==> flow/design.v <==
module segments_lut(input [4:0] score, output [13:0] segments);
    reg[13:0] seg;
    assign segments = seg;
    always @(score) begin
        case(score)
            5'd0  : seg = 14'b00000000111111;
            5'd1  : seg = 14'b00000000000011;
            5'd2  : seg = 14'b00000001101101;
            5'd3  : seg = 14'b00000001100111;
            5'd4  : seg = 14'b00000001010011;
            5'd5  : seg = 14'b00000001110110;
            5'd6  : seg = 14'b00000001111110;
            5'd7  : seg = 14'b00000000100011;
            5'd8  : seg = 14'b00000001111111;
            5'd9  : seg = 14'b00000001110111;
            5'd10 : seg = 14'b00000110111111;
            5'd11 : seg = 14'b00000110000011;
            5'd12 : seg = 14'b00000111101101;
            5'd13 : seg = 14'b00000111100111;
            5'd14 : seg = 14'b00000111010011;
            5'd15 : seg = 14'b00000111110110;
            5'd16 : seg = 14'b00000111111110;
            5'd17 : seg = 14'b00000110100011;
            5'd18 : seg = 14'b00000111111111;
            5'd19 : seg = 14'b00000111110111;
            5'd20 : seg = 14'b11011010111111;
            5'd21 : seg = 14'b11011010000011;
            5'd22 : seg = 14'b11011011101101;
            5'd23 : seg = 14'b11011011100111;
            5'd24 : seg = 14'b11011011010011;
            5'd25 : seg = 14'b11011011110110;
            5'd26 : seg = 14'b11011011111110;
            5'd27 : seg = 14'b11011010100011;
            5'd28 : seg = 14'b11011011111111;
            5'd29 : seg = 14'b11011011110111;
            5'd30 : seg = 14'b11001110111111;
            5'd31 : seg = 14'b11001110000011;
            default: seg = 7'b00000001111000;
        endcase
    end
endmodule
module video_encoder(input        clk, rst,
                                  bat_size,
                                  p1_win,
                                  p2_win,
                                  turn,
                                  start_state,
                     input [1:0]  mode,
                     input [4:0]  p1_score,
                                  p2_score,
                     input [9:0] p1_y,
                                  p2_y,
                                  ball_x,
                                  ball_y,
                                  x,
                                  y,
                     output       px_data);
    localparam LB = 20,     
               RB = 620,    
               TB = 20,     
               BB = 460,    
               thick = 6;  
    reg ML_ff , ML_nxt ,   
        FBL_ff, FBL_nxt,   
        FBR_ff, FBR_nxt,   
        SQ_ff , SQ_nxt ,   
        P1_ff , P1_nxt ,   
        P1F_ff, P1F_nxt,   
        P2_ff , P2_nxt ,   
        P2F_ff, P2F_nxt,   
        P2S_ff, P2S_nxt;   
    reg [5:0] size_ff, size_nxt;  
    wire [13:0] scl, scr;
    reg px_data_ff, px_data_nxt;
    assign px_data = px_data_ff;
    segments_lut segl(p1_score, scl);
    segments_lut segr(p2_score, scr);
    function automatic [2:0] column;
        input [9:0] tlx;
        input [6:0] size, size2, size3, size4, size5;
        begin
            if(x >= tlx && x < tlx + size) begin
                column = 0;
            end else
            if(x >= tlx + size && x < tlx + size2) begin
                column = 1;
            end else
            if(x >= tlx + size2 && x < tlx + size3) begin
                column = 2;
            end else
            if(x >= tlx + size3 && x < tlx + size4) begin
                column = 3;
            end else
            if(x >= tlx + size4 && x < tlx + size5) begin
                column = 4;
            end else column = 5;
        end
    endfunction
    function automatic letter_data;
        input [9:0] tlx, tly, x, y;
        input [4:0] letter;
        input [3:0] size;
        reg [0:29] seg;
        reg [6:0] size2, size3, size4, size5, size6;
        reg[2:0] col;
        letter_data = 1'b0;
        begin
            case(letter)
                5'd0  : seg = 30'b01110_10001_11111_10001_10001_10001;  
                5'd1  : seg = 30'b11110_10001_11110_10001_10001_11110;  
                5'd2  : seg = 30'b01110_10001_10000_10000_10001_01110;  
                5'd3  : seg = 30'b11110_10001_10001_10001_10001_11110;  
                5'd4  : seg = 30'b11111_10000_11100_10000_10000_11111;  
                5'd5  : seg = 30'b11111_10000_11100_10000_10000_10000;  
                5'd6  : seg = 30'b01110_10001_10000_10011_10001_01110;  
                5'd7  : seg = 30'b10001_10001_10001_11111_10001_10001;  
                5'd8  : seg = 30'b01110_00100_00100_00100_00100_01110;  
                5'd9  : seg = 30'b00010_00010_00010_00010_01010_00100;  
                5'd10 : seg = 30'b10001_10010_11100_10010_10001_10001;  
                5'd11 : seg = 30'b10000_10000_10000_10000_10000_11111;  
                5'd12 : seg = 30'b10001_11011_10101_10001_10001_10001;  
                5'd13 : seg = 30'b10001_11001_10101_10011_10001_10001;  
                5'd14 : seg = 30'b01110_10001_10001_10001_10001_01110;  
                5'd15 : seg = 30'b11110_10001_11110_10000_10000_10000;  
                5'd16 : seg = 30'b01100_10010_10010_10010_10010_01101;  
                5'd17 : seg = 30'b11110_10001_11110_10100_10010_10001;  
                5'd18 : seg = 30'b01111_10000_01110_00001_00001_11110;  
                5'd19 : seg = 30'b11111_00100_00100_00100_00100_00100;  
                5'd20 : seg = 30'b10001_10001_10001_10001_10001_01110;  
                5'd21 : seg = 30'b10001_10001_10001_01010_01010_00100;  
                5'd22 : seg = 30'b10001_10001_10001_10101_10101_01010;  
                5'd23 : seg = 30'b10001_01010_00100_01010_10001_10001;  
                5'd24 : seg = 30'b10001_01010_00100_00100_00100_00100;  
                5'd25 : seg = 30'b11111_00010_00100_01000_10000_11111;  
                5'd26 : seg = 30'b10000_10000_10000_10000_00000_10000;  
                5'd27 : seg = 30'b00100_01010_00010_00100_00000_00100;  
                5'd28 : seg = 30'b00000_00000_00000_00000_00000_00100;  
                5'd29 : seg = 30'b00000_00000_01110_00000_00000_00000;  
                5'd30 : seg = 30'b00100_01100_10100_00100_00100_00100;  
                5'd31 : seg = 30'b01110_10001_00010_00100_01000_11111;  
                default: seg = 30'b00000_00000_00000_00000_00000_00000;
            endcase
            size2 = size  + size;
            size3 = size2 + size;
            size4 = size3 + size;
            size5 = size4 + size;
            size6 = size5 + size;
            col = column(tlx, size, size2, size3, size4, size5);
            if(col != 5) begin
                if(y >= tly && y < tly + size ) begin
                    if(seg[col]) letter_data = 1'b1;
                end
                if(y >= tly + size  && y < tly + size2) begin
                    if(seg[5 + col]) letter_data = 1'b1;
                end
                if(y >= tly + size2 && y < tly + size3) begin
                    if(seg[10 + col]) letter_data = 1'b1;
                end
                if(y >= tly + size3 && y < tly + size4) begin
                    if(seg[15 + col]) letter_data = 1'b1;
                end
                if(y >= tly + size4 && y < tly + size5) begin
                    if(seg[20 + col]) letter_data = 1'b1;
                end
                if(y >= tly + size5 && y < tly + size6) begin
                    if(seg[25 + col]) letter_data = 1'b1;
                end
            end
        end
    endfunction
    always @* begin
        ML_nxt  = ML_ff ;
        FBL_nxt = FBL_ff;
        FBR_nxt = FBR_ff;
        SQ_nxt  = SQ_ff ;
        P1_nxt  = P1_ff ;
        P1F_nxt = P1F_ff;
        P2_nxt  = P2_ff ;
        P2F_nxt = P2F_ff;
        P2S_nxt = P2S_ff;
        size_nxt = size_ff;
        px_data_nxt = 1'b0;
        case(mode)
            2'b00 : begin  
                ML_nxt  = 1'b1;
                FBL_nxt = 1'b0;
                FBR_nxt = 1'b0;
                SQ_nxt  = 1'b0;
                P1_nxt  = 1'b1;
                P1F_nxt = 1'b0;
                P2_nxt  = 1'b1;
                P2F_nxt = 1'b0;
                P2S_nxt = 1'b0;
            end
            2'b01 : begin  
                ML_nxt  = 1'b1;
                FBL_nxt = 1'b1;
                FBR_nxt = 1'b1;
                SQ_nxt  = 1'b0;
                P1_nxt  = 1'b1;
                P1F_nxt = 1'b1;
                P2_nxt  = 1'b1;
                P2F_nxt = 1'b1;
                P2S_nxt = 1'b0;
            end
            2'b10 : begin  
                ML_nxt  = 1'b0;
                FBL_nxt = 1'b1;
                FBR_nxt = 1'b0;
                SQ_nxt  = 1'b1;
                P1_nxt  = 1'b0;
                P1F_nxt = 1'b1;
                P2_nxt  = 1'b0;
                P2F_nxt = 1'b0;
                P2S_nxt = 1'b1;
            end
            2'b11 : begin  
                ML_nxt  = 1'b0;
                FBL_nxt = 1'b1;
                FBR_nxt = 1'b0;
                SQ_nxt  = 1'b1;
                P1_nxt  = 1'b0;
                P1F_nxt = 1'b1;
                P2_nxt  = 1'b0;
                P2F_nxt = 1'b0;
                P2S_nxt = 1'b0;
            end
        endcase
        if(x >= LB && x < RB) begin
            if((y >= TB && y < TB + thick) || (y < BB && y >= BB - thick)) begin
                px_data_nxt = 1'b1;
            end
        end
        if(ML_ff) begin
            if(x >= 317 && x <= 323) begin
                if(   (y >= 36 && y < 46) ||
                      (y >= 56 && y < 66) ||
                      (y >= 76 && y < 86) ||
                    (y >=  96 && y < 106) ||
                    (y >= 116 && y < 126) ||
                    (y >= 136 && y < 146) ||
                    (y >= 156 && y < 166) ||
                    (y >= 176 && y < 186) ||
                    (y >= 196 && y < 206) ||
                    (y >= 216 && y < 226) ||
                    (y >= 235 && y < 245) ||
                    (y >= 254 && y < 264) ||
                    (y >= 274 && y < 284) ||
                    (y >= 294 && y < 304) ||
                    (y >= 314 && y < 324) ||
                    (y >= 334 && y < 344) ||
                    (y >= 354 && y < 364) ||
                    (y >= 374 && y < 384) ||
                    (y >= 394 && y < 404) ||
                    (y >= 414 && y < 424) ||
                    (y >= 434 && y < 444)
                ) begin
                    px_data_nxt = 1'b1;
                end
            end
        end
        if(FBL_ff) begin
            if(x >= LB && x < LB + thick) begin
                if((y >= TB && y < 130) || (y >= 350 && y < BB)) begin
                    px_data_nxt = 1'b1;
                end
            end
        end
        if(FBR_ff) begin
            if(x >= RB - thick && x < RB) begin
                if((y >= TB && y < 130) || (y >= 350 && y < BB)) begin
                    px_data_nxt = 1'b1;
                end
            end
        end
        if(SQ_ff) begin
            if(x >= LB && x < LB + thick) begin
                if(y >= 130 && y < 350) begin
                    px_data_nxt = 1'b1;
                end
            end
        end
        if(bat_size) begin
            size_nxt = 6'd15;
        end else begin
            size_nxt = 6'd25;
        end
        if(y >= p1_y - size_ff && y < p1_y + size_ff) begin
            if(P1_ff && x >= 40 && x < 46) begin
                px_data_nxt = 1'b1;
            end
            if(P1F_ff && x >= 484 && x < 490) begin
                px_data_nxt = 1'b1;
            end
        end
        if(y >= p2_y - size_ff && y < p2_y + size_ff) begin
            if(P2_ff && x >= 594 && x < 600) begin
                px_data_nxt = 1'b1;
            end
            if(P2F_ff && x >= 150 && x < 156) begin
                px_data_nxt = 1'b1;
            end
            if(P2S_ff && (x == 500 || x == 501 || x == 504 || x == 505)) begin
                px_data_nxt = 1'b1;
            end
        end
        if(x >= ball_x - 4 && x < ball_x + 4) begin
            if(y >= ball_y - 4 && y < ball_y + 4) begin
                px_data_nxt = 1'b1;
            end
        end
        if(x >= 282 && x < 300) begin
            if(y >= 50 && y <= 56) begin
                if(scl[5]) begin
                    px_data_nxt = 1'b1;
                end
            end
            if(y >= 62 && y <= 68) begin
                if(scl[6]) begin
                    px_data_nxt = 1'b1;
                end
            end
            if(y >= 74 && y <= 80) begin
                if(scl[2]) begin
                    px_data_nxt = 1'b1;
                end
            end
        end
        if(x >= 282 && x < 288) begin
            if(y >= 50 && y < 68) begin
                if(scl[4]) begin
                    px_data_nxt = 1'b1;
                end
            end
            if(y >= 62 && y < 80) begin
                if(scl[3]) begin
                    px_data_nxt = 1'b1;
                end
            end
        end
        if(x >= 294 && x < 300) begin
            if(y >= 50 && y < 68) begin
                if(scl[0]) begin
                    px_data_nxt = 1'b1;
                end
            end
            if(y >= 62 && y < 80) begin
                if(scl[1]) begin
                    px_data_nxt = 1'b1;
                end
            end
        end
        if(x >= 258 && x < 276) begin
            if(y >= 50 && y <= 56) begin
                if(scl[12]) begin
                    px_data_nxt = 1'b1;
                end
            end
            if(y >= 62 && y <= 68) begin
                if(scl[13]) begin
                    px_data_nxt = 1'b1;
                end
            end
            if(y >= 74 && y <= 80) begin
                if(scl[9]) begin
                    px_data_nxt = 1'b1;
                end
            end
        end
        if(x >= 258 && x < 264) begin
            if(y >= 50 && y < 68) begin
                if(scl[11]) begin
                    px_data_nxt = 1'b1;
                end
            end
            if(y >= 62 && y < 80) begin
                if(scl[10]) begin
                    px_data_nxt = 1'b1;
                end
            end
        end
        if(x >= 270 && x < 276) begin
            if(y >= 50 && y < 68) begin
                if(scl[7]) begin
                    px_data_nxt = 1'b1;
                end
            end
            if(y >= 62 && y < 80) begin
                if(scl[8]) begin
                    px_data_nxt = 1'b1;
                end
            end
        end
        if(x >= 340 && x < 358) begin
            if(y >= 50 && y <= 56) begin
                if(scr[12]) begin
                    px_data_nxt = 1'b1;
                end
            end
            if(y >= 62 && y <= 68) begin
                if(scr[13]) begin
                    px_data_nxt = 1'b1;
                end
            end
            if(y >= 74 && y <= 80) begin
                if(scr[9]) begin
                    px_data_nxt = 1'b1;
                end
            end
        end
        if(x >= 340 && x < 346) begin
            if(y >= 50 && y < 68) begin
                if(scr[11]) begin
                    px_data_nxt = 1'b1;
                end
            end
            if(y >= 62 && y < 80) begin
                if(scr[10]) begin
                    px_data_nxt = 1'b1;
                end
            end
        end
        if(x >= 352 && x < 358) begin
            if(y >= 50 && y < 68) begin
                if(scr[7]) begin
                    px_data_nxt = 1'b1;
                end
            end
            if(y >= 62 && y < 80) begin
                if(scr[8]) begin
                    px_data_nxt = 1'b1;
                end
            end
        end
        if(x >= 364 && x < 382) begin
            if(y >= 50 && y <= 56) begin
                if(scr[5]) begin
                    px_data_nxt = 1'b1;
                end
            end
            if(y >= 62 && y <= 68) begin
                if(scr[6]) begin
                    px_data_nxt = 1'b1;
                end
            end
            if(y >= 74 && y <= 80) begin
                if(scr[2]) begin
                    px_data_nxt = 1'b1;
                end
            end
        end
        if(x >= 364 && x < 370) begin
            if(y >= 50 && y < 68) begin
                if(scr[4]) begin
                    px_data_nxt = 1'b1;
                end
            end
            if(y >= 62 && y < 80) begin
                if(scr[3]) begin
                    px_data_nxt = 1'b1;
                end
            end
        end
        if(x >= 376 && x < 382) begin
            if(y >= 50 && y < 68) begin
                if(scr[0]) begin
                    px_data_nxt = 1'b1;
                end
            end
            if(y >= 62 && y < 80) begin
                if(scr[1]) begin
                    px_data_nxt = 1'b1;
                end
            end
        end
        if(mode == 2'b10) begin
            if(x >= 550  && x < 570 && y >= 50 && y < 70) px_data_nxt = letter_data(10'd550 , 10'd50, x, y, 5'd15, 4'd3);
            if(x >= 570  && x < 590 && y >= 50 && y < 70) begin
                if(!turn) begin
                    px_data_nxt = letter_data(10'd570 , 10'd50, x, y, 5'd30, 4'd3);
                end else begin
                    px_data_nxt = letter_data(10'd570 , 10'd50, x, y, 5'd31, 4'd3);
                end
            end                 
        end
        if(p1_win || p2_win) begin
            if(x >= 120 && x < 160 && y >= 190 && y < 240) px_data_nxt = letter_data(10'd120, 10'd190, x, y, 5'd24, 4'd6);
            if(x >= 160 && x < 200 && y >= 190 && y < 240) px_data_nxt = letter_data(10'd160, 10'd190, x, y, 5'd14, 4'd6);
            if(x >= 200 && x < 240 && y >= 190 && y < 240) px_data_nxt = letter_data(10'd200, 10'd190, x, y, 5'd20, 4'd6);
            if(p1_win) begin
                if(x >= 114 && x < 154 && y >= 240 && y < 290) px_data_nxt = letter_data(10'd114, 10'd240, x, y, 5'd22, 4'd6);
                if(x >= 154 && x < 194 && y >= 240 && y < 290) px_data_nxt = letter_data(10'd154, 10'd240, x, y, 5'd8,  4'd6);
                if(x >= 194 && x < 234 && y >= 240 && y < 290) px_data_nxt = letter_data(10'd194, 10'd240, x, y, 5'd13, 4'd6);
                if(x >= 234 && x < 274 && y >= 240 && y < 290) px_data_nxt = letter_data(10'd234, 10'd240, x, y, 5'd26, 4'd6);
            end else begin
                if(x >=  92 && x < 132 && y >= 240 && y < 290) px_data_nxt = letter_data(10'd92 , 10'd240, x, y, 5'd11, 4'd6);
                if(x >= 132 && x < 172 && y >= 240 && y < 290) px_data_nxt = letter_data(10'd132, 10'd240, x, y, 5'd14, 4'd6);
                if(x >= 172 && x < 212 && y >= 240 && y < 290) px_data_nxt = letter_data(10'd172, 10'd240, x, y, 5'd18, 4'd6);
                if(x >= 212 && x < 252 && y >= 240 && y < 290) px_data_nxt = letter_data(10'd212, 10'd240, x, y, 5'd4,  4'd6);
                if(x >= 252 && x < 292 && y >= 240 && y < 290) px_data_nxt = letter_data(10'd252, 10'd240, x, y, 5'd26, 4'd6);
            end
            if(mode != 2'b11) begin
                if(x >= 410 && x < 450 && y >= 190 && y < 240) px_data_nxt = letter_data(10'd410, 10'd190, x, y, 5'd24, 4'd6);
                if(x >= 450 && x < 490 && y >= 190 && y < 240) px_data_nxt = letter_data(10'd450, 10'd190, x, y, 5'd14, 4'd6);
                if(x >= 490 && x < 530 && y >= 190 && y < 240) px_data_nxt = letter_data(10'd490, 10'd190, x, y, 5'd20, 4'd6);
                if(p2_win) begin
                    if(x >= 404 && x < 444 && y >= 240 && y < 290) px_data_nxt = letter_data(10'd404, 10'd240, x, y, 5'd22, 4'd6);
                    if(x >= 444 && x < 484 && y >= 240 && y < 290) px_data_nxt = letter_data(10'd444, 10'd240, x, y, 5'd8,  4'd6);
                    if(x >= 484 && x < 524 && y >= 240 && y < 290) px_data_nxt = letter_data(10'd484, 10'd240, x, y, 5'd13, 4'd6);
                    if(x >= 524 && x < 564 && y >= 240 && y < 290) px_data_nxt = letter_data(10'd524, 10'd240, x, y, 5'd26, 4'd6);
                end else begin
                    if(x >= 382 && x < 422 && y >= 240 && y < 290) px_data_nxt = letter_data(10'd382, 10'd240, x, y, 5'd11, 4'd6);
                    if(x >= 422 && x < 462 && y >= 240 && y < 290) px_data_nxt = letter_data(10'd422, 10'd240, x, y, 5'd14, 4'd6);
                    if(x >= 462 && x < 502 && y >= 240 && y < 290) px_data_nxt = letter_data(10'd462, 10'd240, x, y, 5'd18, 4'd6);
                    if(x >= 502 && x < 542 && y >= 240 && y < 290) px_data_nxt = letter_data(10'd502, 10'd240, x, y, 5'd4,  4'd6);
                    if(x >= 542 && x < 582 && y >= 240 && y < 290) px_data_nxt = letter_data(10'd542, 10'd240, x, y, 5'd26, 4'd6);
                end
            end
        end
        if(start_state) begin
            if(x >= 70  && x < 85  && y >= 380 && y < 400) px_data_nxt = letter_data(10'd70 , 10'd380, x, y, 5'd15, 4'd2);
            if(x >= 85  && x < 100 && y >= 380 && y < 400) px_data_nxt = letter_data(10'd85 , 10'd380, x, y, 5'd17, 4'd2);
            if(x >= 100 && x < 115 && y >= 380 && y < 400) px_data_nxt = letter_data(10'd100, 10'd380, x, y, 5'd4 , 4'd2);
            if(x >= 115 && x < 130 && y >= 380 && y < 400) px_data_nxt = letter_data(10'd115, 10'd380, x, y, 5'd18, 4'd2);
            if(x >= 130 && x < 145 && y >= 380 && y < 400) px_data_nxt = letter_data(10'd130, 10'd380, x, y, 5'd18, 4'd2);
            if(x >= 160 && x < 175 && y >= 380 && y < 400) px_data_nxt = letter_data(10'd160, 10'd380, x, y, 5'd18, 4'd2);
            if(x >= 175 && x < 190 && y >= 380 && y < 400) px_data_nxt = letter_data(10'd175, 10'd380, x, y, 5'd19, 4'd2);
            if(x >= 190 && x < 205 && y >= 380 && y < 400) px_data_nxt = letter_data(10'd190, 10'd380, x, y, 5'd0 , 4'd2);
            if(x >= 205 && x < 220 && y >= 380 && y < 400) px_data_nxt = letter_data(10'd205, 10'd380, x, y, 5'd17, 4'd2);
            if(x >= 220 && x < 235 && y >= 380 && y < 400) px_data_nxt = letter_data(10'd220, 10'd380, x, y, 5'd19, 4'd2);
        end         
    end     
    always @(posedge clk or posedge rst) begin
        if(rst) begin
            ML_ff      <= 1'b0;
            FBL_ff     <= 1'b0;
            FBR_ff     <= 1'b0;
            SQ_ff      <= 1'b0;
            P1_ff      <= 1'b0;
            P1F_ff     <= 1'b0;
            P2_ff      <= 1'b0;
            P2F_ff     <= 1'b0;
            P2S_ff     <= 1'b0;
            size_ff    <= 6'd0;
            px_data_ff <= 1'b0;
        end else begin
            ML_ff      <= ML_nxt;
            FBL_ff     <= FBL_nxt;
            FBR_ff     <= FBR_nxt;
            SQ_ff      <= SQ_nxt;
            P1_ff      <= P1_nxt;
            P1F_ff     <= P1F_nxt;
            P2_ff      <= P2_nxt;
            P2F_ff     <= P2F_nxt;
            P2S_ff     <= P2S_nxt;
            size_ff    <= size_nxt;
            px_data_ff <= px_data_nxt;
        end
    end
endmodule
module color_module(
    input         clk, rst,
                  px_data,
                  enable,
    input   [1:0] mode,
    input  [9:0] x, y,
    output [29:0] color_data);
    reg [29:0] color_data_ff, color_data_nxt;
    assign color_data = color_data_ff;
    always @* begin
        color_data_nxt = color_data_ff;
        if(mode == 1'b00) begin  
            if(!px_data) begin
                color_data_nxt = 30'b1101000000_0101000000_0011000000;
            end else color_data_nxt = 30'b1111111111_1111111111_1111111111;
        end else if(mode == 1'b01) begin  
            if(!px_data) begin
                if(x > 0   && x <  80 ||
                   x > 160 && x < 240 ||
                   x > 320 && x < 400 ||
                   x > 480 && x < 560) begin
                    color_data_nxt = 30'b0010000000_1000000000_0010000000;
                   end else color_data_nxt = 30'b0000000000_0110000000_0000000000;
            end else color_data_nxt = 30'b1111111111_1111111111_1111111111;
        end else begin  
            if(!px_data) begin
                if(x % 10 == 0) begin  
                    color_data_nxt = 30'b1010000000_0110000000_0010000000;
                end else color_data_nxt = 30'b1100000000_1000000000_0100000000;  
                if((x/10)%2) begin  
                    if(y == 120 || y == 240 || y == 360) begin
                        color_data_nxt = 30'b1010000000_0110000000_0010000000;
                    end
                end else begin
                    if(y == 60 || y == 180 || y == 300 || y == 420) begin
                        color_data_nxt = 30'b1010000000_0110000000_0010000000;
                    end
                end
            end else color_data_nxt = 30'b1111111111_1111111111_1111111111;
        end
    end
    always @(posedge clk or posedge rst) begin
        if(rst) begin
            color_data_ff <= 30'b0000000000_0000000000_0000000000;
        end else if(enable) begin
            color_data_ff <= color_data_nxt;
        end else if(px_data) begin
            color_data_ff <= 30'b1111111111_1111111111_1111111111;
        end else begin
            color_data_ff <= 1'b0000000000_0000000000_0000000000;
        end
    end
endmodule
`timescale 1ns/1ns
module vga_controller(input clk, px_en, rst, input[29:0] px_data, output[9:0] px_h, px_v, 
                        output[9:0] RED, GRN, BLU, output HSYNC, VSYNC);
    reg hs_ff, hs_nxt, vs_ff, vs_nxt;
    reg[9:0] hcount_ff, hcount_nxt;
    reg[9:0] vcount_ff, vcount_nxt;
    wire[11:0] h_total = 12'd800, v_total = 12'd525;
    wire[9:0] h_data = 10'd640, v_data = 10'd480;
    wire[7:0] h_fp = 8'd16, h_bp = 8'd48, h_pw = 8'd96, v_fp = 8'd10, v_bp = 8'd33, v_pw = 8'd2;
    wire polarity = 1'b1;
    assign RED = (hcount_ff < h_data && vcount_ff < v_data) ? px_data[29:20] : 10'd0;
    assign GRN = (hcount_ff < h_data && vcount_ff < v_data) ? px_data[19:10] : 10'd0;
    assign BLU = (hcount_ff < h_data && vcount_ff < v_data) ? px_data[9:0]   : 10'd0;
    assign HSYNC = hs_ff;
    assign VSYNC = vs_ff;
    assign px_h = hcount_ff < h_data ? hcount_ff : 1'b0;
    assign px_v = vcount_ff < v_data ? vcount_ff : 1'b0;
    always @* begin
        hs_nxt = hs_ff;
        vs_nxt = vs_ff;
        hcount_nxt = hcount_ff + 10'd1;
        vcount_nxt = vcount_ff;
        if(hcount_ff == h_total - 1) begin
            hcount_nxt = 10'd0;
            vcount_nxt = vcount_ff + 10'd1;
        end
        if(hcount_ff == h_data + h_fp - 1) begin
            hs_nxt = !polarity;
        end
        if(hcount_ff == h_data + h_fp + h_pw - 1) begin
            hs_nxt = polarity;
        end
        if(vcount_ff == v_total - 1) begin
            vcount_nxt = 10'd0;
        end
        if(vcount_ff == v_data + v_fp - 1) begin
            vs_nxt = !polarity;
        end
        if(vcount_ff == v_data + v_fp + v_pw - 1) begin
            vs_nxt = polarity;
        end
    end
    always @(posedge clk or posedge rst) begin
        if(rst) begin
            hs_ff <= 1'b1;
            vs_ff <= 1'b1;
            hcount_ff <= 10'd0;
            vcount_ff <= 10'd0;
        end else if(px_en) begin
            hs_ff <= hs_nxt;
            vs_ff <= vs_nxt;
            hcount_ff <= hcount_nxt;
            vcount_ff <= vcount_nxt;
        end
    end
endmodule
module clk_divider(input clk, rst, output px_clk);
    reg px_clk_ff, px_clk_nxt;
    assign px_clk = px_clk_ff;
    always @* begin
        px_clk_nxt = ~px_clk_ff;
    end
    always @(posedge clk or posedge rst) begin
        if(rst) begin
            px_clk_ff <= 1'b0;
        end else begin
            px_clk_ff <= px_clk_nxt;
        end
    end
endmodule
module adc_reader(input clk, rst, input[8:0] adc, output sel, output[9:0] p1_y, p2_y);
    reg[9:0] p1_ff, p1_nxt, p2_ff, p2_nxt;
    reg sel_ff, sel_nxt;
    reg[4:0] counter_ff, counter_nxt;  
    assign p1_y = p1_ff;
    assign p2_y = p2_ff;
    assign sel = sel_ff;
    always @* begin
        sel_nxt = sel_ff;
        p1_nxt = p1_ff;
        p2_nxt = p2_ff;
        counter_nxt = counter_ff + 5'd1;
        if(!counter_ff) begin
            sel_nxt = sel_ff + 1'b1;  
            if(sel_ff) begin
                p2_nxt[8:0] = adc;
                p2_nxt[9] = 1'b0;
            end else begin
                p1_nxt[8:0] = adc;
                p1_nxt[9] = 1'b0;
            end
        end
    end
    always @(posedge clk or posedge rst) begin
        if(rst) begin
            p1_ff <= 9'd240;
            p2_ff <= 9'd240;
            sel_ff <= 1'b0;
            counter_ff <= 5'd1;
        end else begin
            p1_ff <= p1_nxt;
            p2_ff <= p2_nxt;
            sel_ff <= sel_nxt;
            counter_ff <= counter_nxt;
        end
    end
endmodule
module paddle_controller(input clk, rst, p, m, bat_size, output[9:0] p2_y);
    reg [3:0] counter_ff, counter_nxt;  
    reg [9:0] p2_ff, p2_nxt;
    assign p2_y = p2_ff;
    always @* begin
        p2_nxt = p2_ff;
        counter_nxt = counter_ff + 4'd1;
        if(!counter_ff) begin
            if(!p) begin
                p2_nxt = p2_ff + 10'd1;
            end
            if(!m) begin
                p2_nxt = p2_ff - 10'd1;
            end
        end
        if(bat_size) begin
            if(p2_ff < 10'd40)  p2_nxt = 10'd40;
            if(p2_ff > 10'd440) p2_nxt = 10'd440;
        end else begin
            if(p2_ff < 10'd50)  p2_nxt = 10'd50;
            if(p2_ff > 10'd430) p2_nxt = 10'd430;
        end
    end
    always @(posedge clk or posedge rst) begin
        if(rst) begin
            p2_ff <= 10'd240;
            counter_ff <= 4'd1;
        end else begin
            p2_ff <= p2_nxt;
            counter_ff <= counter_nxt;
        end
    end
endmodule
module heading_detect(input clk, rst, input [9:0] x, y, output xh, yh);
    reg xh_ff, xh_nxt, yh_ff, yh_nxt;
    reg [9:0] x_ff, x_nxt, y_ff, y_nxt;
    assign xh = xh_ff;
    assign yh = yh_ff;
    always @* begin
        x_nxt = x;
        y_nxt = y;
        if(x < x_ff)
            xh_nxt = 1'b0;
        else if(x > x_ff)
            xh_nxt = 1'b1;
        else  xh_nxt = xh_ff;
        if(y < y_ff)
            yh_nxt = 1'b0;
        else if(y > y_ff)
            yh_nxt = 1'b1;
        else  yh_nxt = yh_ff;
    end
    always @(posedge clk or posedge rst) begin
        if(rst) begin
            xh_ff <= 1'b1;
            yh_ff <= 1'b1;
            x_ff <= 10'd60;
            y_ff <= 10'd60;
        end else begin
            xh_ff <= xh_nxt;
            yh_ff <= yh_nxt;
            x_ff <= x_nxt;
            y_ff <= y_nxt;
        end
    end
endmodule
module auto_player(
    input clk, rst, en,
          turn, hit, wall,   
          start_state, 
          hard_mode,         
          xh, yh,            
    input [1:0] mode,        
    input [9:0] bx, by, py,  
    output p, m              
);
reg p_ff, p_nxt,  
    m_ff, m_nxt;  
reg [4:0] err_count_ff, err_count_nxt;
reg [5:0] error_ff, error_nxt;
reg wall_ff, wall_nxt;
assign p = p_ff;
assign m = m_ff;
always @* begin
    p_nxt = p_ff;
    m_nxt = m_ff;
    err_count_nxt = err_count_ff;
    error_nxt = error_ff;
    wall_nxt = wall_ff;
    if(!hard_mode) begin
        if(hit || (mode == 2'b10 && wall)) err_count_nxt = err_count_ff + 5'd1;
    end else err_count_nxt = 1'b0;
    if(start_state) begin
        wall_nxt = 1'b0;
    end
    if(wall) begin
        wall_nxt = 1'b1;
    end
    case(err_count_ff)
        5'd0  : error_nxt = 6'd0;
        5'd1  : error_nxt = 6'd5;
        5'd2  : error_nxt = 6'd26;
        5'd3  : error_nxt = 6'd29;
        5'd4  : error_nxt = 6'd0;
        5'd5  : error_nxt = 6'd30;
        5'd6  : error_nxt = 6'd26;
        5'd7  : error_nxt = 6'd28;
        5'd8  : error_nxt = 6'd5;
        5'd9  : error_nxt = 6'd7;
        5'd10 : error_nxt = 6'd40;
        5'd11 : error_nxt = 6'd26;
        5'd12 : error_nxt = 6'd24;
        5'd13 : error_nxt = 6'd19;
        5'd14 : error_nxt = 6'd29;
        5'd15 : error_nxt = 6'd26;
        5'd16 : error_nxt = 6'd31;
        5'd17 : error_nxt = 6'd5;
        5'd18 : error_nxt = 6'd28;
        5'd19 : error_nxt = 6'd31;
        5'd20 : error_nxt = 6'd27;
        5'd21 : error_nxt = 6'd0;
        5'd22 : error_nxt = 6'd17;
        5'd23 : error_nxt = 6'd31;
        5'd24 : error_nxt = 6'd26;
        5'd25 : error_nxt = 6'd27;
        5'd26 : error_nxt = 6'd26;
        5'd27 : error_nxt = 6'd28;
        5'd28 : error_nxt = 6'd31;
        5'd29 : error_nxt = 6'd34;
        5'd30 : error_nxt = 6'd8;
        5'd31 : error_nxt = 6'd26;
        default: error_nxt = 6'd0;
    endcase
    if((mode == 2'b00 && xh) || (mode == 2'b01 && wall_ff) || (mode == 2'b10 && turn)) begin  
            if(py < by - error_ff) begin
                p_nxt = 1'b0;
                m_nxt = 1'b1;
            end else if(py > by + error_ff) begin
                p_nxt = 1'b1;
                m_nxt = 1'b0;
            end else begin
                p_nxt = 1'b1;
                m_nxt = 1'b1;
            end
    end else begin  
        p_nxt = 1'b1;
        m_nxt = 1'b1; 
    end
end
always @(posedge clk or posedge rst) begin
    if(rst) begin
        p_ff <= 1'b0;
        m_ff <= 1'b0;
        err_count_ff <= 5'd0;
        error_ff <= 6'd0;
        wall_ff <= 1'b0;
    end else if(en) begin
        p_ff <= p_nxt;
        m_ff <= m_nxt;
        err_count_ff <= err_count_nxt;
        error_ff <= error_nxt;
        wall_ff <= wall_nxt;
    end else begin
        p_ff <= 1'b1;
        m_ff <= 1'b1;
    end
end
endmodule
module sound_output(input clk, rst, hit, wall, goal, output sound);
    reg hit_ff , wall_ff , goal_ff,
        hit_nxt, wall_nxt, goal_nxt,
        sound_ff, sound_nxt;
    reg [12:0] counter_ff, counter_nxt;  
    reg [5:0] pulse_ff, pulse_nxt;  
    assign sound = sound_ff;
    always @* begin
        counter_nxt = counter_ff + 13'd1;
        hit_nxt = hit_ff;
        wall_nxt = wall_ff;
        goal_nxt = goal_ff;
        sound_nxt = sound_ff;
        pulse_nxt = 6'd1;
        if(hit) hit_nxt = 1'b1;
        if(wall) wall_nxt = 1'b1;
        if(goal) goal_nxt = 1'b1;
        if(hit || wall || goal) counter_nxt = 13'b1;
        if(!counter_ff) begin
            hit_nxt = 1'b0;
            wall_nxt = 1'b0;
            goal_nxt = 1'b0;
        end
        if(hit_ff || wall_ff || goal_ff) begin
            pulse_nxt = pulse_ff + 6'd1;
            if(hit_ff) begin
                if(pulse_ff == 6'd25)
                    pulse_nxt = 6'd0;
            end
            if(wall_ff) begin
                if(pulse_ff == 6'd50)
                    pulse_nxt = 6'd0;
            end
            if(goal_ff) begin
                if(pulse_ff == 6'd13)
                    pulse_nxt = 6'd0;
            end
            if(!pulse_ff) begin
                sound_nxt = ~sound_ff;
            end
        end else sound_nxt = 1'b0;
    end
    always @(posedge clk or posedge rst) begin
        if(rst) begin
            counter_ff <= 13'd0;
            hit_ff <= 1'b0;
            wall_ff <= 1'b0;
            goal_ff <= 1'b0;
            sound_ff <= 1'b0;
            pulse_ff <= 6'd1;
        end else begin
            counter_ff <= counter_nxt;
            hit_ff <= hit_nxt;
            wall_ff <= wall_nxt;
            goal_ff <= goal_nxt;
            sound_ff <= sound_nxt;
            pulse_ff <= pulse_nxt;
        end
    end
endmodule
module game_controller( input clk, rst,     
                        input  [9:0] p1_in,        
                                      p2_in,       
                        input  [1:0]  mode,        
                                      max_score,   
                        input         ball_speed,  
                                      serve_type,  
                                      angle,       
                                      bat_size,    
                                      restart,     
                                      start,       
                        output        p1_win,      
                                      p2_win,      
                                      turn,        
                                      start_state, 
                                      hit,         
                                      wall,        
                                      goal,        
                        output [1:0]  mode_out,    
                        output [4:0]  p1_score,    
                                      p2_score,    
                        output [9:0]  ball_x,      
                                      ball_y);     
    localparam[1:0] START = 2'b00,
                    GAME  = 2'b01,
                    SERVE = 2'b10,
                    ENDG  = 2'b11;
    reg [1:0] state_ff, state_nxt;
    reg [1:0] mode_ff, mode_nxt;
    reg start_state_ff;
    reg hit_ff, hit_nxt, wall_ff, wall_nxt, goal_ff, goal_nxt;
    reg [9:0] x_ff, x_nxt, y_ff, y_nxt;  
    reg xh_ff, xh_nxt, yh_ff, yh_nxt;     
    reg [3:0] counter_ff, counter_nxt;   
    reg mini_counter_ff, mini_counter_nxt;
    reg ball_en_ff, ball_en_nxt;
    reg [4:0] rand_pos_ff, rand_pos_nxt;
    reg [1:0] move_counter_ff, move_counter_nxt;
    reg [4:0] p1_score_ff, p1_score_nxt, p2_score_ff, p2_score_nxt;  
    reg turn_ff, turn_nxt;  
    reg [4:0] win_score;
    reg win1_ff, win1_nxt, win2_ff, win2_nxt;
    reg [4:0] bat;
    assign mode_out = mode_ff;
    assign start_state = start_state_ff;
    assign hit = hit_ff;
    assign wall = wall_ff;
    assign goal = goal_ff;
    assign p1_win = win1_ff;
    assign p2_win = win2_ff;
    assign turn = turn_ff;
    assign p1_score = p1_score_ff;
    assign p2_score = p2_score_ff;
    assign ball_x = x_ff;
    assign ball_y = y_ff;
    function [1:0] angles;
        input [4:0] pos;
        case(pos)
            5'd0  : angles = 2'd0;
            5'd1  : angles = 2'd1;
            5'd2  : angles = 2'd2;
            5'd3  : angles = 2'd1;
            5'd4  : angles = 2'd2;
            5'd5  : angles = 2'd0;
            5'd6  : angles = 2'd0;
            5'd7  : angles = 2'd2;
            5'd8  : angles = 2'd1;
            5'd9  : angles = 2'd0;
            5'd10 : angles = 2'd1;
            5'd11 : angles = 2'd0;
            5'd12 : angles = 2'd1;
            5'd13 : angles = 2'd2;
            5'd14 : angles = 2'd2;
            5'd15 : angles = 2'd0;
            5'd16 : angles = 2'd2;
            5'd17 : angles = 2'd1;
            5'd18 : angles = 2'd2;
            5'd19 : angles = 2'd0;
            5'd20 : angles = 2'd0;
            5'd21 : angles = 2'd2;
            5'd22 : angles = 2'd1;
            5'd23 : angles = 2'd0;
            5'd24 : angles = 2'd1;
            5'd25 : angles = 2'd0;
            5'd26 : angles = 2'd2;
            5'd27 : angles = 2'd1;
            5'd28 : angles = 2'd1;
            5'd29 : angles = 2'd0;
            5'd30 : angles = 2'd0;
            5'd31 : angles = 2'd2;
            default : angles = 2'd0;
        endcase
    endfunction
    always @* begin
        state_nxt = state_ff;
        mode_nxt = mode_ff;
        hit_nxt = 1'b0;
        wall_nxt = 1'b0;
        goal_nxt = 1'b0;
        p1_score_nxt = p1_score_ff;
        p2_score_nxt = p2_score_ff;
        turn_nxt = turn_ff;
        win1_nxt = win1_ff;
        win2_nxt = win2_ff;
        counter_nxt = counter_ff + 4'd1;
        mini_counter_nxt = mini_counter_ff;
        move_counter_nxt = move_counter_ff;
        rand_pos_nxt = rand_pos_ff;
        x_nxt = x_ff;
        y_nxt = y_ff;
        xh_nxt = xh_ff;
        yh_nxt = yh_ff;
        ball_en_nxt = ball_en_ff;
        case(state_ff)
            START : begin
                mode_nxt = mode;
                p1_score_nxt = 5'b0;
                p2_score_nxt = 5'b0;
                win1_nxt = 1'b0;
                win2_nxt = 1'b0;
                x_nxt = 10'd60;
                y_nxt = 10'd60;
                xh_nxt = 1'b1;
                yh_nxt = 1'b1;
                ball_en_nxt = 1'b0;
                turn_nxt = 1'b0;
                if(start) state_nxt = GAME;
            end
            GAME  : begin
                ball_en_nxt = 1'b1;
            end
            SERVE : begin
                ball_en_nxt = 1'b0;
                if(p1_score_ff >= win_score || p2_score_ff >= win_score) begin
                    state_nxt = ENDG;
                    if(p1_score_ff > p2_score_ff)
                        win1_nxt = 1'b1;
                    else win2_nxt = 1'b1;
                end else if(serve_type) state_nxt = GAME;
            end
            ENDG  : begin
                ball_en_nxt = 1'b1;
                if(restart) state_nxt = START;
            end
        endcase
        if(!counter_ff) begin
            mini_counter_nxt = mini_counter_ff + 1'b1;
        end
        if((!mini_counter_ff || ball_speed) && !counter_ff && ball_en_ff) begin
            move_counter_nxt = move_counter_ff + 1'b1;
            if(xh_ff) begin  
                x_nxt = x_ff + 10'd1;
            end else begin
                x_nxt = x_ff - 10'd1;
            end
            if(!angle || move_counter_ff == angles(rand_pos_ff)) begin
                move_counter_nxt = 2'b00;
                if(yh_ff) begin
                    y_nxt = y_ff + 10'd1;
                end else begin
                    y_nxt = y_ff - 10'd1;
                end
            end
        end
        case(mode_ff)
            2'b00 : begin  
                if(x_ff <= 10'd15) begin
                    xh_nxt = 1'b1;
                    x_nxt = 10'd160;
                    p2_score_nxt = p2_score_ff + 5'd1;
                    if(state_ff == GAME) state_nxt = SERVE;
                    goal_nxt = 1'b1;
                end
                if(x_ff >= 10'd625) begin
                    xh_nxt = 1'b0;
                    x_nxt = 10'd480;
                    p1_score_nxt = p1_score_ff + 5'd1;
                    if(state_ff == GAME) state_nxt = SERVE;
                    goal_nxt = 1'b1;
                end
            end
            2'b01 : begin  
                if(x_ff <= 10'd30) begin
                    if(!(y_ff >= 10'd134 && y_ff <= 10'd344)) begin
                        xh_nxt = 1'b1;
                        x_nxt = 10'd31;
                        wall_nxt = 1'b1;
                    end else if(x_ff <= 10'd15) begin
                        xh_nxt = 1'b1;
                        x_nxt = 10'd160;
                        p2_score_nxt = p2_score_ff + 5'd1;
                        if(state_ff == GAME) state_nxt = SERVE;
                        goal_nxt = 1'b1;
                    end
                end
                if(x_ff >= 10'd610) begin
                    if(!(y_ff >= 10'd134 && y_ff <= 10'd344)) begin
                        xh_nxt = 1'b0;
                        x_nxt = 10'd609;
                        wall_nxt = 1'b1;
                    end else if(x_ff >= 10'd625) begin
                        xh_nxt = 1'b0;
                        x_nxt = 10'd480;
                        p1_score_nxt = p1_score_ff + 5'd1;
                        if(state_ff == GAME) state_nxt = SERVE;
                        goal_nxt = 1'b1;
                    end
                end
            end
            2'b10 : begin  
                if(x_ff <= 10'd30) begin
                    xh_nxt = 1'b1;
                    x_nxt = 10'd31;
                    rand_pos_nxt = rand_pos_ff + 2'd1;
                    wall_nxt = 1'b1;
                end
                if(x_ff >= 625) begin
                    x_nxt = 10'd100;
                    goal_nxt = 1'b1;
                    if(turn_ff) begin
                        p1_score_nxt = p1_score_ff + 5'd1;
                        if(state_ff == GAME) state_nxt = SERVE;
                    end else begin
                        p2_score_nxt = p2_score_ff + 5'd1;
                        if(state_ff == GAME) state_nxt = SERVE;
                    end
                end
            end
            2'b11 : begin  
                if(x_ff <= 10'd30) begin
                    xh_nxt = 1'b1;
                    x_nxt = 10'd31;
                    rand_pos_nxt = rand_pos_ff + 2'd1;
                    wall_nxt = 1'b1;
                end
                if(x_ff >= 10'd625) begin
                    x_nxt = 10'd100;
                    p2_score_nxt = p2_score_ff + 5'd1;
                    if(state_ff == GAME) state_nxt = SERVE;
                    goal_nxt = 1'b1;
                end
            end
        endcase
        if(mode_ff== 2'b00 || mode_ff== 2'b01) begin  
            if(x_ff >= 10'd40 && x_ff < 10'd49 && y_ff >= p1_in - 4 - bat && y_ff <= p1_in + 4 + bat) begin
                xh_nxt = 1'b1;
                x_nxt = 10'd50;
                rand_pos_nxt = rand_pos_ff + 2'd1;
                hit_nxt = 1'b1;
            end
            if(x_ff >= 10'd591 && x_ff < 10'd600 && y_ff >= p2_in - 4 - bat && y_ff <= p2_in + 4 + bat) begin
                xh_nxt = 1'b0;
                x_nxt = 10'd590;
                rand_pos_nxt = rand_pos_ff + 2'd1;
                hit_nxt = 1'b1;
            end
        end
        if(mode_ff== 2'b01) begin  
            if(x_ff >= 10'd484 && x_ff < 10'd494 && y_ff >= p1_in - 4 - bat && y_ff <= p1_in + 4 + bat) begin
                xh_nxt = 1'b1;
                x_nxt = 10'd495;
                rand_pos_nxt = rand_pos_ff + 2'd1;
                hit_nxt = 1'b1;
                if(y_ff < 10'd240) begin
                    yh_nxt = 1'b1;
                end else begin
                    yh_nxt = 1'b0;
                end
            end
            if(x_ff >= 10'd146 && x_ff < 10'd156 && y_ff >= p2_in - 4 - bat && y_ff <= p2_in + 4 + bat) begin
                xh_nxt = 1'b0;
                x_nxt = 10'd145;
                rand_pos_nxt = rand_pos_ff + 2'd1;
                hit_nxt = 1'b1;
                if(y_ff < 10'd240) begin
                    yh_nxt = 1'b1;
                end else begin
                    yh_nxt = 1'b0;
                end
            end
        end
        if(mode_ff== 2'b10) begin  
            if(x_ff >= 10'd496 && x_ff < 10'd506 && y_ff >= p2_in - 4 - bat && y_ff <= p2_in + 4 + bat && turn_ff) begin
                xh_nxt = 1'b0;
                x_nxt = 10'd479;
                rand_pos_nxt = rand_pos_ff + 2'd1;
                turn_nxt = turn_ff + 1'b1;
                hit_nxt = 1'b1;
            end
        end
        if(mode_ff== 2'b10 || mode_ff== 2'b11) begin  
            if(x_ff >= 10'd480 && x_ff < 10'd490 && y_ff >= p1_in - 4 - bat && y_ff <= p1_in + 4 + bat && !turn_ff) begin
                xh_nxt = 1'b0;
                x_nxt = 10'd479;
                rand_pos_nxt = rand_pos_ff + 2'd1;
                if(mode == 2'b10) turn_nxt = turn_ff + 1'b1;
                if(mode_ff== 2'b11) begin
                    p1_score_nxt = p1_score_ff + 5'd1;
                    if(p1_score_ff >= max_score) state_nxt = SERVE;
                end
                hit_nxt = 1'b1;
            end
        end
        if(y_ff <= 10'd30) begin
            yh_nxt = 1'b1;
            y_nxt = 10'd31;
            wall_nxt = 1'b1;
        end
        if(y_ff >= 10'd450) begin
            yh_nxt = 1'b0;
            y_nxt = 10'd445;
            wall_nxt = 1'b1;
        end
    end
    always @(posedge clk or posedge rst) begin
        if(rst) begin 
            state_ff <= START;
            mode_ff <= 2'b00;
            start_state_ff <= 1'b0;
            hit_ff <= 1'b0;
            wall_ff <= 1'b0;
            goal_ff <= 1'b0;
            p1_score_ff <= 5'd0;
            p2_score_ff <= 5'd0;
            turn_ff <= 1'b0;
            win_score <= 5'd10;
            win1_ff <= 1'b0;
            win2_ff <= 1'b0;
            counter_ff <= 4'd1;
            mini_counter_ff <= 1'b1;
            move_counter_ff <= 1'b1;
            rand_pos_ff <= 5'd0;
            x_ff <= 10'd60;
            y_ff <= 10'd60;
            xh_ff <= 1'b1;
            yh_ff <= 1'b1;
            ball_en_ff <= 1'b0;
            bat <= 5'd25;
        end else begin
            state_ff <= state_nxt;
            mode_ff <= mode_nxt;
            if(state_ff != ENDG) begin
                p1_score_ff <= p1_score_nxt;
                p2_score_ff <= p2_score_nxt;
            end
            if(state_ff == START)
                start_state_ff <= 1'b1;
            else start_state_ff <= 1'b0;
            if(state_ff != ENDG) begin
                hit_ff <= hit_nxt;
                wall_ff <= wall_nxt;
                goal_ff <= goal_nxt;
            end else begin
                hit_ff <= 1'b0;
                wall_ff <= 1'b0;
                goal_ff <= 1'b0;
            end
            win1_ff <= win1_nxt;
            win2_ff <= win2_nxt;
            turn_ff <= turn_nxt;
            counter_ff <= counter_nxt;
            mini_counter_ff <= mini_counter_nxt;
            move_counter_ff <= move_counter_nxt;
            rand_pos_ff <= rand_pos_nxt;
            x_ff <= x_nxt;
            y_ff <= y_nxt;
            xh_ff <= xh_nxt;
            yh_ff <= yh_nxt;
            ball_en_ff <= ball_en_nxt;
            if(bat_size) begin
                bat <= 5'd15;
            end else begin
                bat <= 5'd25;
            end
            case(max_score)
            2'b00 : win_score <= 5'd10;
            2'b01 : win_score <= 5'd15;
            2'b10 : win_score <= 5'd20;
            2'b11 : win_score <= 5'd30;
        endcase
        end
    end
endmodule
module top(input clk, rst, ball_speed, serve_type, angle, bat_size, restart, start, en_color, auto, hard_mode, input[3:0] mode, max_score, input[8:0] adc, output sel, size, output sound, output [9:0] RED, GRN, BLU, output HSYNC, VSYNC, px_clk, blank);
    wire [9:0] x, y, p1_y, p2_y, bx, by;
    reg [9:0] p2_y_ff;
    wire px_data_out;
    wire [29:0] px_data_in;
    wire [4:0] score1, score2;
    wire p1_win, p2_win, turn, start_state, hit, wall, goal;
    wire p2p, p2m, xh, yh;
    wire [1:0] game_mode;
    reg[1:0] mode_in, score_in;
    wire [9:0] ap2_y, pp2_y;
    assign blank = 1'b1;
    assign size = bat_size;
    assign p2_y = p2_y_ff;
    always @(posedge clk) begin
        if(auto) p2_y_ff <= ap2_y;
        else p2_y_ff <= pp2_y;
    end
    always @(posedge clk or posedge rst) begin
        if(rst) begin
            mode_in <= 2'b00;
            score_in <= 2'b00;
        end else begin
        if(mode[0]) mode_in <= 2'b00;
        if(mode[1]) mode_in <= 2'b01;
        if(mode[2]) mode_in <= 2'b10;
        if(mode[3]) mode_in <= 2'b11;
        if(max_score[0]) score_in <= 2'b00;
        if(max_score[1]) score_in <= 2'b01;
        if(max_score[2]) score_in <= 2'b10;
        if(max_score[3]) score_in <= 2'b11;
        end
    end
    paddle_controller pctrl(clk, rst, p2p, p2m, bat_size, ap2_y);
    heading_detect heading_detect(clk, rst, bx, by, xh, yh);
    auto_player auto_player(clk, rst, auto, turn, hit, wall, start_state, hard_mode, xh, yh, game_mode, bx, by, ap2_y, p2p, p2m);
    adc_reader adc_reader(clk, rst, adc, sel, p1_y, pp2_y);
    clk_divider clk_divider(clk, rst, px_clk);
    sound_output sound_output(clk, rst, hit, wall, goal, sound);
    game_controller game_controller(clk, rst, p1_y, p2_y, mode_in, score_in, ball_speed, serve_type, angle, bat_size, restart, start, p1_win, p2_win, turn, start_state, hit, wall, goal, game_mode, score1, score2, bx, by);
    video_encoder video_encoder(clk, rst, bat_size, p1_win, p2_win, turn, start_state, game_mode, score1, score2, p1_y, p2_y, bx, by, x, y, px_data_out);
    color_module color_module(clk, rst, px_data_out, en_color, game_mode, x, y, px_data_in);
    vga_controller vga_controller(clk, ~px_clk, rst, px_data_in, x, y, RED, GRN, BLU, HSYNC, VSYNC);
endmodule
## Tool chain data of top

Module top before and after one edit of its RTL, step after step.
Lines under "unedited" count in the file above, lines under "edited" in the edited file.
"difference" is "edited" less "unedited", of the values as shown; "relative change" is that difference over "unedited", in percent.
Cell names lack the library's common part.
The mark -- stands for no value.

- Top: top
- Clock port: clk
- Cell library: sky130hd
- Library corner: tt_025C_1v80

## Edit of the RTL

Unified diff, file above to edited file.
A script made this edit. It changes what the design does and was not meant as an optimisation.

```diff
@@ -622,5 +622,7 @@
     wire[7:0] h_fp = 8'd16, h_bp = 8'd48, h_pw = 8'd96, v_fp = 8'd10, v_bp = 8'd33, v_pw = 8'd2;
     wire polarity = 1'b1;
-    assign RED = (hcount_ff < h_data && vcount_ff < v_data) ? px_data[29:20] : 10'd0;
+    reg [9:0] RED_dly;
+    always @(posedge clk) RED_dly <= (hcount_ff < h_data && vcount_ff < v_data) ? px_data[29:20] : 10'd0;
+    assign RED = RED_dly;
     assign GRN = (hcount_ff < h_data && vcount_ff < v_data) ? px_data[19:10] : 10'd0;
     assign BLU = (hcount_ff < h_data && vcount_ff < v_data) ? px_data[9:0]   : 10'd0;
```

## Word-level counts

Yosys after proc, flatten, opt, wreduce and memory -nomap, before mapping. Memory bits, and registers merged into a memory's read port (data or address), are not among the register bits. Print and check cells are not counted.
Memory sizes are those after Yosys's memory passes, which may raise the word count (mostly to a power of two), join words into wider ones and drop unused or constant bits.

Bit counts:

| item | unedited | edited | difference | relative change (%) |
|---|---|---|---|---|
| bits in registers | 224 | 234 | +10 | +4.46 |
| memory bits (read-only) | 1088 | 1088 | 0 | 0.00 |
| clocked read ports x word width | 6 | 6 | 0 | 0.00 |
| memory cells | 4 | 4 | 0 | 0.00 |
| bits of input ports | 28 | 28 | 0 | 0.00 |
| output and inout port bits | 37 | 37 | 0 | 0.00 |
| elaborated cells | 3178 | 3177 | -1 | -0.03 |

Memories:

| item | unedited | edited |
|---|---|---|
| shape (words x width / read and write ports) | 32 x 13 bit 1R0W; 32 x 13 bit 1R0W; 32 x 6 bit 1R0W; 32 x 2 bit 1R0W | 32 x 13 bit 1R0W; 32 x 13 bit 1R0W; 32 x 6 bit 1R0W; 32 x 2 bit 1R0W |

Cells by class:

| item | unedited | edited | difference | relative change (%) |
|---|---|---|---|---|
| add/subtract/negate cells | 446 | 446 | 0 | 0.00 |
| divide/modulo/power cells | 2 | 2 | 0 | 0.00 |
| order comparisons | 516 | 516 | 0 | 0.00 |
| equality and inequality tests | 75 | 75 | 0 | 0.00 |
| shift operators | 222 | 222 | 0 | 0.00 |
| multiplexer cells | 1408 | 1406 | -2 | -0.14 |
| bitwise gates (word level) | 4 | 4 | 0 | 0.00 |
| reductions and logical operators | 444 | 444 | 0 | 0.00 |

Operators with widths:

| cell | unedited | edited | difference | relative change (%) |
|---|---|---|---|---|
| two-way mux 1 bit | 903 | 902 | -1 | -0.11 |
| two-way mux 10 bit | 43 | 42 | -1 | -2.33 |

Unchanged operator kinds not shown: 104.

## Depth

Yosys ltp: most cells in a row. Word level: on the elaborated netlist, between registers, memories and ports. Mapped: between sequential cells and ports; inverters and the memories' decode and read muxes count.

Logic depth:

| item | unedited | edited | difference | relative change (%) |
|---|---|---|---|---|
| depth in word-level cells | 153 | 152 | -1 | -0.65 |
| ABC_AREA | 1 | 1 | -- | -- |
| mapped depth | 69 | 69 | 0 | 0.00 |
| gate-level depth less buffers | 68 | 67 | -1 | -1.47 |

## Mapped cells and area

The flow's flattened synthesis, as Yosys stat reports it; memories are mapped. The netlist is that of the ABC_AREA named above (0 if unset); the other value can give another one.

Cell types:

| cell | unedited | edited | difference | relative change (%) |
|---|---|---|---|---|
| nand3_1 | 502 | 424 | -78 | -15.54 |
| nor2_1 | 688 | 656 | -32 | -4.65 |
| nand2_1 | 1454 | 1429 | -25 | -1.72 |
| o21ai_0 | 560 | 537 | -23 | -4.11 |
| xor2_1 | 216 | 237 | +21 | +9.72 |
| clkbuf_1 | 86 | 65 | -21 | -24.42 |
| nor3_1 | 167 | 149 | -18 | -10.78 |
| inv_2 | 61 | 43 | -18 | -29.51 |
| o21ai_1 | 48 | 31 | -17 | -35.42 |
| o211ai_1 | 117 | 132 | +15 | +12.82 |

Unchanged cell types not shown: 12.
The list need not be complete.

Mapped netlist:

| item | unedited | edited | difference | relative change (%) |
|---|---|---|---|---|
| standard cells after synthesis | 7446 | 7283 | -163 | -2.19 |
| mapped area (um2) | 47256.6 | 46821.2 | -435.4 | -0.92 |
| sequential area (um2) | 5127.4 | 5227.5 | +100.1 | +1.95 |
| flip-flop cells | 205 | 210 | +5 | +2.44 |
| buffer cells | 125 | 111 | -14 | -11.20 |

## Path before layout

Path of least setup slack by OpenSTA after synthesis, without wires, with an ideal clock, recovery checks aside; 20% of the period is set as input and as output delay. Where synthesis merged equal registers, the netlist keeps one of their names.

Timing after synthesis:

| item | unedited | edited | difference | relative change (%) |
|---|---|---|---|---|
| kind | register to register | register to register | -- | -- |
| from | reg vga_controller.hcount_ff[7] | reg vga_controller.hcount_ff[8] | -- | -- |
| to | reg video_encoder.px_data_ff | reg video_encoder.px_data_ff | -- | -- |
| clock period (ps) | 10000 | 10000 | 0 | 0.00 |
| setup time (ps) | 123 | 117 | -6 | -- |
| launch time at the first pin (ps) | 0 | 0 | 0 | -- |
| arrival time (ps) | 5770 | 5463 | -307 | -5.32 |
| required time (ps) | 9877 | 9883 | +6 | +0.06 |
| slack (ps) | 4107 | 4421 | +314 | -- |
| path delay (ps) | 5893 | 5580 | -313 | -5.31 |
| stages | 67 | 67 | 0 | 0.00 |
| buffers on the path | 2 | 2 | 0 | 0.00 |
| synthesis period reached (ps) | 5893 | 5579 | -314 | -5.33 |

"path delay" = arrival - input delay + setup time.
"stages": output pins that drive a net of the path, with the launching flip-flop's if there is one; two outputs of one cell count as two.
"synthesis period reached" = period - worst setup slack (recovery checks aside). The figure is calculated, with input and output delays left at 20% of the set period.
Between the ends stands the longest chain of elaborated cells between them, by number of cells; it is not shown to be the way that was timed. Of several equally long chains one is given.
Each line given opens the expression or statement behind the cell; cells for indexed reads and writes are added by Yosys, which also makes memories of some case tables.

On the way, after synthesis, unedited:
- Cells stage by stage: dfrtp_1 buf_4 o21ai_4 nand2_2 buf_2 nor2_1 o21ai_0 nand2_1 (+51 left out) nand2_1 nand2_1 nand2_1 nand2_1 nand2_1 nand2_1 nand2_1 a21oi_1
- Length of the longest elaborated chain: 134
- Elaborated cells on any way between the ends: 2463
- Classes of those cells: add/sub (407); compare (351); eq/ne (41); shift (222); mux (1171); reduce/logical (271)

Ends and longest elaborated chain, after synthesis, unedited:

| item | line | source |
|---|---|---|
| start, declared | 618 | `reg[9:0] hcount_ff, hcount_nxt;` |
| start, assigned | 660 | `hcount_ff <= 10'd0;` |
| start, assigned | 665 | `hcount_ff <= hcount_nxt;` |
| less-than comparator 10 bit | 629 | `assign px_h = hcount_ff < h_data ? hcount_ff : 1'b0;` |
| two-way mux 10 bit | 629 |  |
| greater-or-equal comparator 10 x 5 -> 1 bit | 229 | `if(x >= LB && x < RB) begin` |
| logical AND 1 bit | 229 |  |
| (+127 left out) | -- |  |
| two-way mux 1 bit | 529 | `if(x >= 205 && x < 220 && y >= 380 && y < 400) px_data_nxt = letter_data(10'd205, 10'd380, x, y, 5'd17, 4'd2);` |
| two-way mux 1 bit | 530 | `if(x >= 220 && x < 235 && y >= 380 && y < 400) px_data_nxt = letter_data(10'd220, 10'd380, x, y, 5'd19, 4'd2);` |
| two-way mux 1 bit | 520 | `if(start_state) begin` |
| end, assigned | 545 | `px_data_ff <= 1'b0;` |
| end, assigned | 557 | `px_data_ff <= px_data_nxt;` |
| end, declared | 74 | `reg px_data_ff, px_data_nxt;` |

On the way, after synthesis, edited:
- Cells stage by stage: dfrtp_1 buf_6 o21ai_4 buf_6 nand3_1 nand2_2 nand2_1 nand2_1 (+51 left out) nand2_1 nand2_1 nand2_1 nand2_1 nand2_1 nand2_1 nand2_1 nand2_1
- Length of the longest elaborated chain: 133
- Elaborated cells on any way between the ends: 2462
- Classes of those cells: add/sub (407); compare (351); eq/ne (41); shift (222); mux (1170); reduce/logical (271)

Ends and longest elaborated chain, after synthesis, edited:

| item | line | source |
|---|---|---|
| start, declared | 618 | `reg[9:0] hcount_ff, hcount_nxt;` |
| start, assigned | 662 | `hcount_ff <= 10'd0;` |
| start, assigned | 667 | `hcount_ff <= hcount_nxt;` |
| less-than comparator 10 bit | 631 | `assign px_h = hcount_ff < h_data ? hcount_ff : 1'b0;` |
| two-way mux 10 bit | 631 |  |
| greater-or-equal comparator 10 x 5 -> 1 bit | 229 | `if(x >= LB && x < RB) begin` |
| logical AND 1 bit | 229 |  |
| (+126 left out) | -- |  |
| two-way mux 1 bit | 529 | `if(x >= 205 && x < 220 && y >= 380 && y < 400) px_data_nxt = letter_data(10'd205, 10'd380, x, y, 5'd17, 4'd2);` |
| two-way mux 1 bit | 530 | `if(x >= 220 && x < 235 && y >= 380 && y < 400) px_data_nxt = letter_data(10'd220, 10'd380, x, y, 5'd19, 4'd2);` |
| two-way mux 1 bit | 520 | `if(start_state) begin` |
| end, assigned | 545 | `px_data_ff <= 1'b0;` |
| end, assigned | 557 | `px_data_ff <= px_data_nxt;` |
| end, declared | 74 | `reg px_data_ff, px_data_nxt;` |

## Worst path after layout

Path of least setup slack in the final report of the runs of pair 1 (OpenROAD, finished layout, wires in). Where an end is a register, its clock arrival counts in the times.
The report prints the path's times to 10 ps; the period is as set.

Timing after layout:

| item | unedited | edited | difference | relative change (%) |
|---|---|---|---|---|
| kind | register to register | register to register | -- | -- |
| from | reg vga_controller.hcount_ff[7] | reg vga_controller.hcount_ff[9] | -- | -- |
| to | reg video_encoder.px_data_ff | reg video_encoder.px_data_ff | -- | -- |
| clock period (ps) | 8610 | 8610 | 0 | 0.00 |
| setup time (ps) | 130 | 110 | -20 | -- |
| launch time at the first pin (ps) | 540 | 550 | +10 | +1.85 |
| arrival time (ps) | 8450 | 8100 | -350 | -4.14 |
| required time (ps) | 9040 | 9060 | +20 | +0.22 |
| slack (ps) | 590 | 960 | +370 | -- |
| stages | 56 | 64 | +8 | +14.29 |
| buffers on the path | 2 | 0 | -2 | -100.00 |

Between the ends stands the longest chain of elaborated cells between them, by number of cells; it is not shown to be the way that was timed. Of several equally long chains one is given.

On the way, after layout, unedited:
- Cells stage by stage: dfrtp_1 o21ai_4 buf_4 nand2_4 clkinv_2 nand2_4 nand2_2 a21oi_1 (+40 left out) nand2_1 nand2_1 nand2_1 nand2_1 nand2_1 nand2_1 nand2_1 a21oi_1
- Length of the longest elaborated chain: 134
- Elaborated cells on any way between the ends: 2463
- Classes of those cells: add/sub (407); compare (351); eq/ne (41); shift (222); mux (1171); reduce/logical (271)

Ends and longest elaborated chain, after layout, unedited:

| item | line | source |
|---|---|---|
| start, declared | 618 | `reg[9:0] hcount_ff, hcount_nxt;` |
| start, assigned | 660 | `hcount_ff <= 10'd0;` |
| start, assigned | 665 | `hcount_ff <= hcount_nxt;` |
| less-than comparator 10 bit | 629 | `assign px_h = hcount_ff < h_data ? hcount_ff : 1'b0;` |
| two-way mux 10 bit | 629 |  |
| greater-or-equal comparator 10 x 5 -> 1 bit | 229 | `if(x >= LB && x < RB) begin` |
| logical AND 1 bit | 229 |  |
| (+127 left out) | -- |  |
| two-way mux 1 bit | 529 | `if(x >= 205 && x < 220 && y >= 380 && y < 400) px_data_nxt = letter_data(10'd205, 10'd380, x, y, 5'd17, 4'd2);` |
| two-way mux 1 bit | 530 | `if(x >= 220 && x < 235 && y >= 380 && y < 400) px_data_nxt = letter_data(10'd220, 10'd380, x, y, 5'd19, 4'd2);` |
| two-way mux 1 bit | 520 | `if(start_state) begin` |
| end, assigned | 545 | `px_data_ff <= 1'b0;` |
| end, assigned | 557 | `px_data_ff <= px_data_nxt;` |
| end, declared | 74 | `reg px_data_ff, px_data_nxt;` |

On the way, after layout, edited:
- Cells stage by stage: dfrtp_1 nand2_2 inv_2 nand2_1 nand2_1 nand3_1 nand3_1 inv_1 (+48 left out) nand2_1 nand2_1 nand2_1 nand2_1 nand2_1 nand2_1 nand2_1 nand2_1
- Length of the longest elaborated chain: 133
- Elaborated cells on any way between the ends: 2462
- Classes of those cells: add/sub (407); compare (351); eq/ne (41); shift (222); mux (1170); reduce/logical (271)

Ends and longest elaborated chain, after layout, edited:

| item | line | source |
|---|---|---|
| start, declared | 618 | `reg[9:0] hcount_ff, hcount_nxt;` |
| start, assigned | 662 | `hcount_ff <= 10'd0;` |
| start, assigned | 667 | `hcount_ff <= hcount_nxt;` |
| less-than comparator 10 bit | 631 | `assign px_h = hcount_ff < h_data ? hcount_ff : 1'b0;` |
| two-way mux 10 bit | 631 |  |
| greater-or-equal comparator 10 x 5 -> 1 bit | 229 | `if(x >= LB && x < RB) begin` |
| logical AND 1 bit | 229 |  |
| (+126 left out) | -- |  |
| two-way mux 1 bit | 529 | `if(x >= 205 && x < 220 && y >= 380 && y < 400) px_data_nxt = letter_data(10'd205, 10'd380, x, y, 5'd17, 4'd2);` |
| two-way mux 1 bit | 530 | `if(x >= 220 && x < 235 && y >= 380 && y < 400) px_data_nxt = letter_data(10'd220, 10'd380, x, y, 5'd19, 4'd2);` |
| two-way mux 1 bit | 520 | `if(start_state) begin` |
| end, assigned | 545 | `px_data_ff <= 1'b0;` |
| end, assigned | 557 | `px_data_ff <= px_data_nxt;` |
| end, declared | 74 | `reg px_data_ff, px_data_nxt;` |

## Flow runs

Runs of the flow (Yosys, OpenROAD) on both versions; the two runs of a pair have the same settings. The constraints put input and output delay at 20% of the set period each and load the outputs with 0.01 pF.

Flow settings, pair 1:
- ABC_AREA: 1
- CORE_UTILIZATION: 40
- PLACE_DENSITY: 0.6
- period_ns: 8.61
- CAP_MARGIN: 20
- CORE_MARGIN: 2
- SLEW_MARGIN: 20

Measured results, pair 1:

| item | unedited | edited | difference | relative change (%) |
|---|---|---|---|---|
| chip area after synthesis (Yosys) (um2) | 47256.6 | 46821.2 | -435.4 | -0.92 |
| die size (um2) | 120906.0 | 119806.0 | -1100.0 | -0.91 |
| post-layout utilization (%) | 43.0 | 43.3 | +0.3 | -- |
| worst setup slack after layout (ps) | 589 | 961 | +372 | -- |
| worst-case hold slack (ps) | 440 | 429 | -11 | -- |
| power consumption (W) | 0.0036 | 0.003742 | +0.000142 | +3.94 |

Flow settings, pair 2:
- ABC_AREA: 1
- CELL_PAD_IN_SITES_GLOBAL_PLACEMENT: 2
- CORE_UTILIZATION: 34
- CTS_CLUSTER_DIAMETER: 86
- CTS_CLUSTER_SIZE: 62
- GPL_TIMING_DRIVEN: 0
- HOLD_SLACK_MARGIN: 0.16
- MAX_ROUTING_LAYER: met5
- MIN_ROUTING_LAYER: met2
- PLACE_DENSITY: 0.88
- period_ns: 8.71
- CAP_MARGIN: 20
- CORE_MARGIN: 2
- SLEW_MARGIN: 20

Measured results, pair 2:

| item | unedited | edited | difference | relative change (%) |
|---|---|---|---|---|
| chip area after synthesis (Yosys) (um2) | 47256.6 | 46821.2 | -435.4 | -0.92 |
| die size (um2) | 141990.0 | 140693.0 | -1297.0 | -0.91 |
| post-layout utilization (%) | 37.7 | 37.4 | -0.3 | -- |
| worst setup slack after layout (ps) | 135 | 273 | +138 | -- |
| worst-case hold slack (ps) | 423 | 403 | -20 | -- |
| power consumption (W) | 0.003645 | 0.003542 | -0.000103 | -2.83 |

"power consumption" rests on the timing tool's default activity at the inputs, not on a simulated workload.
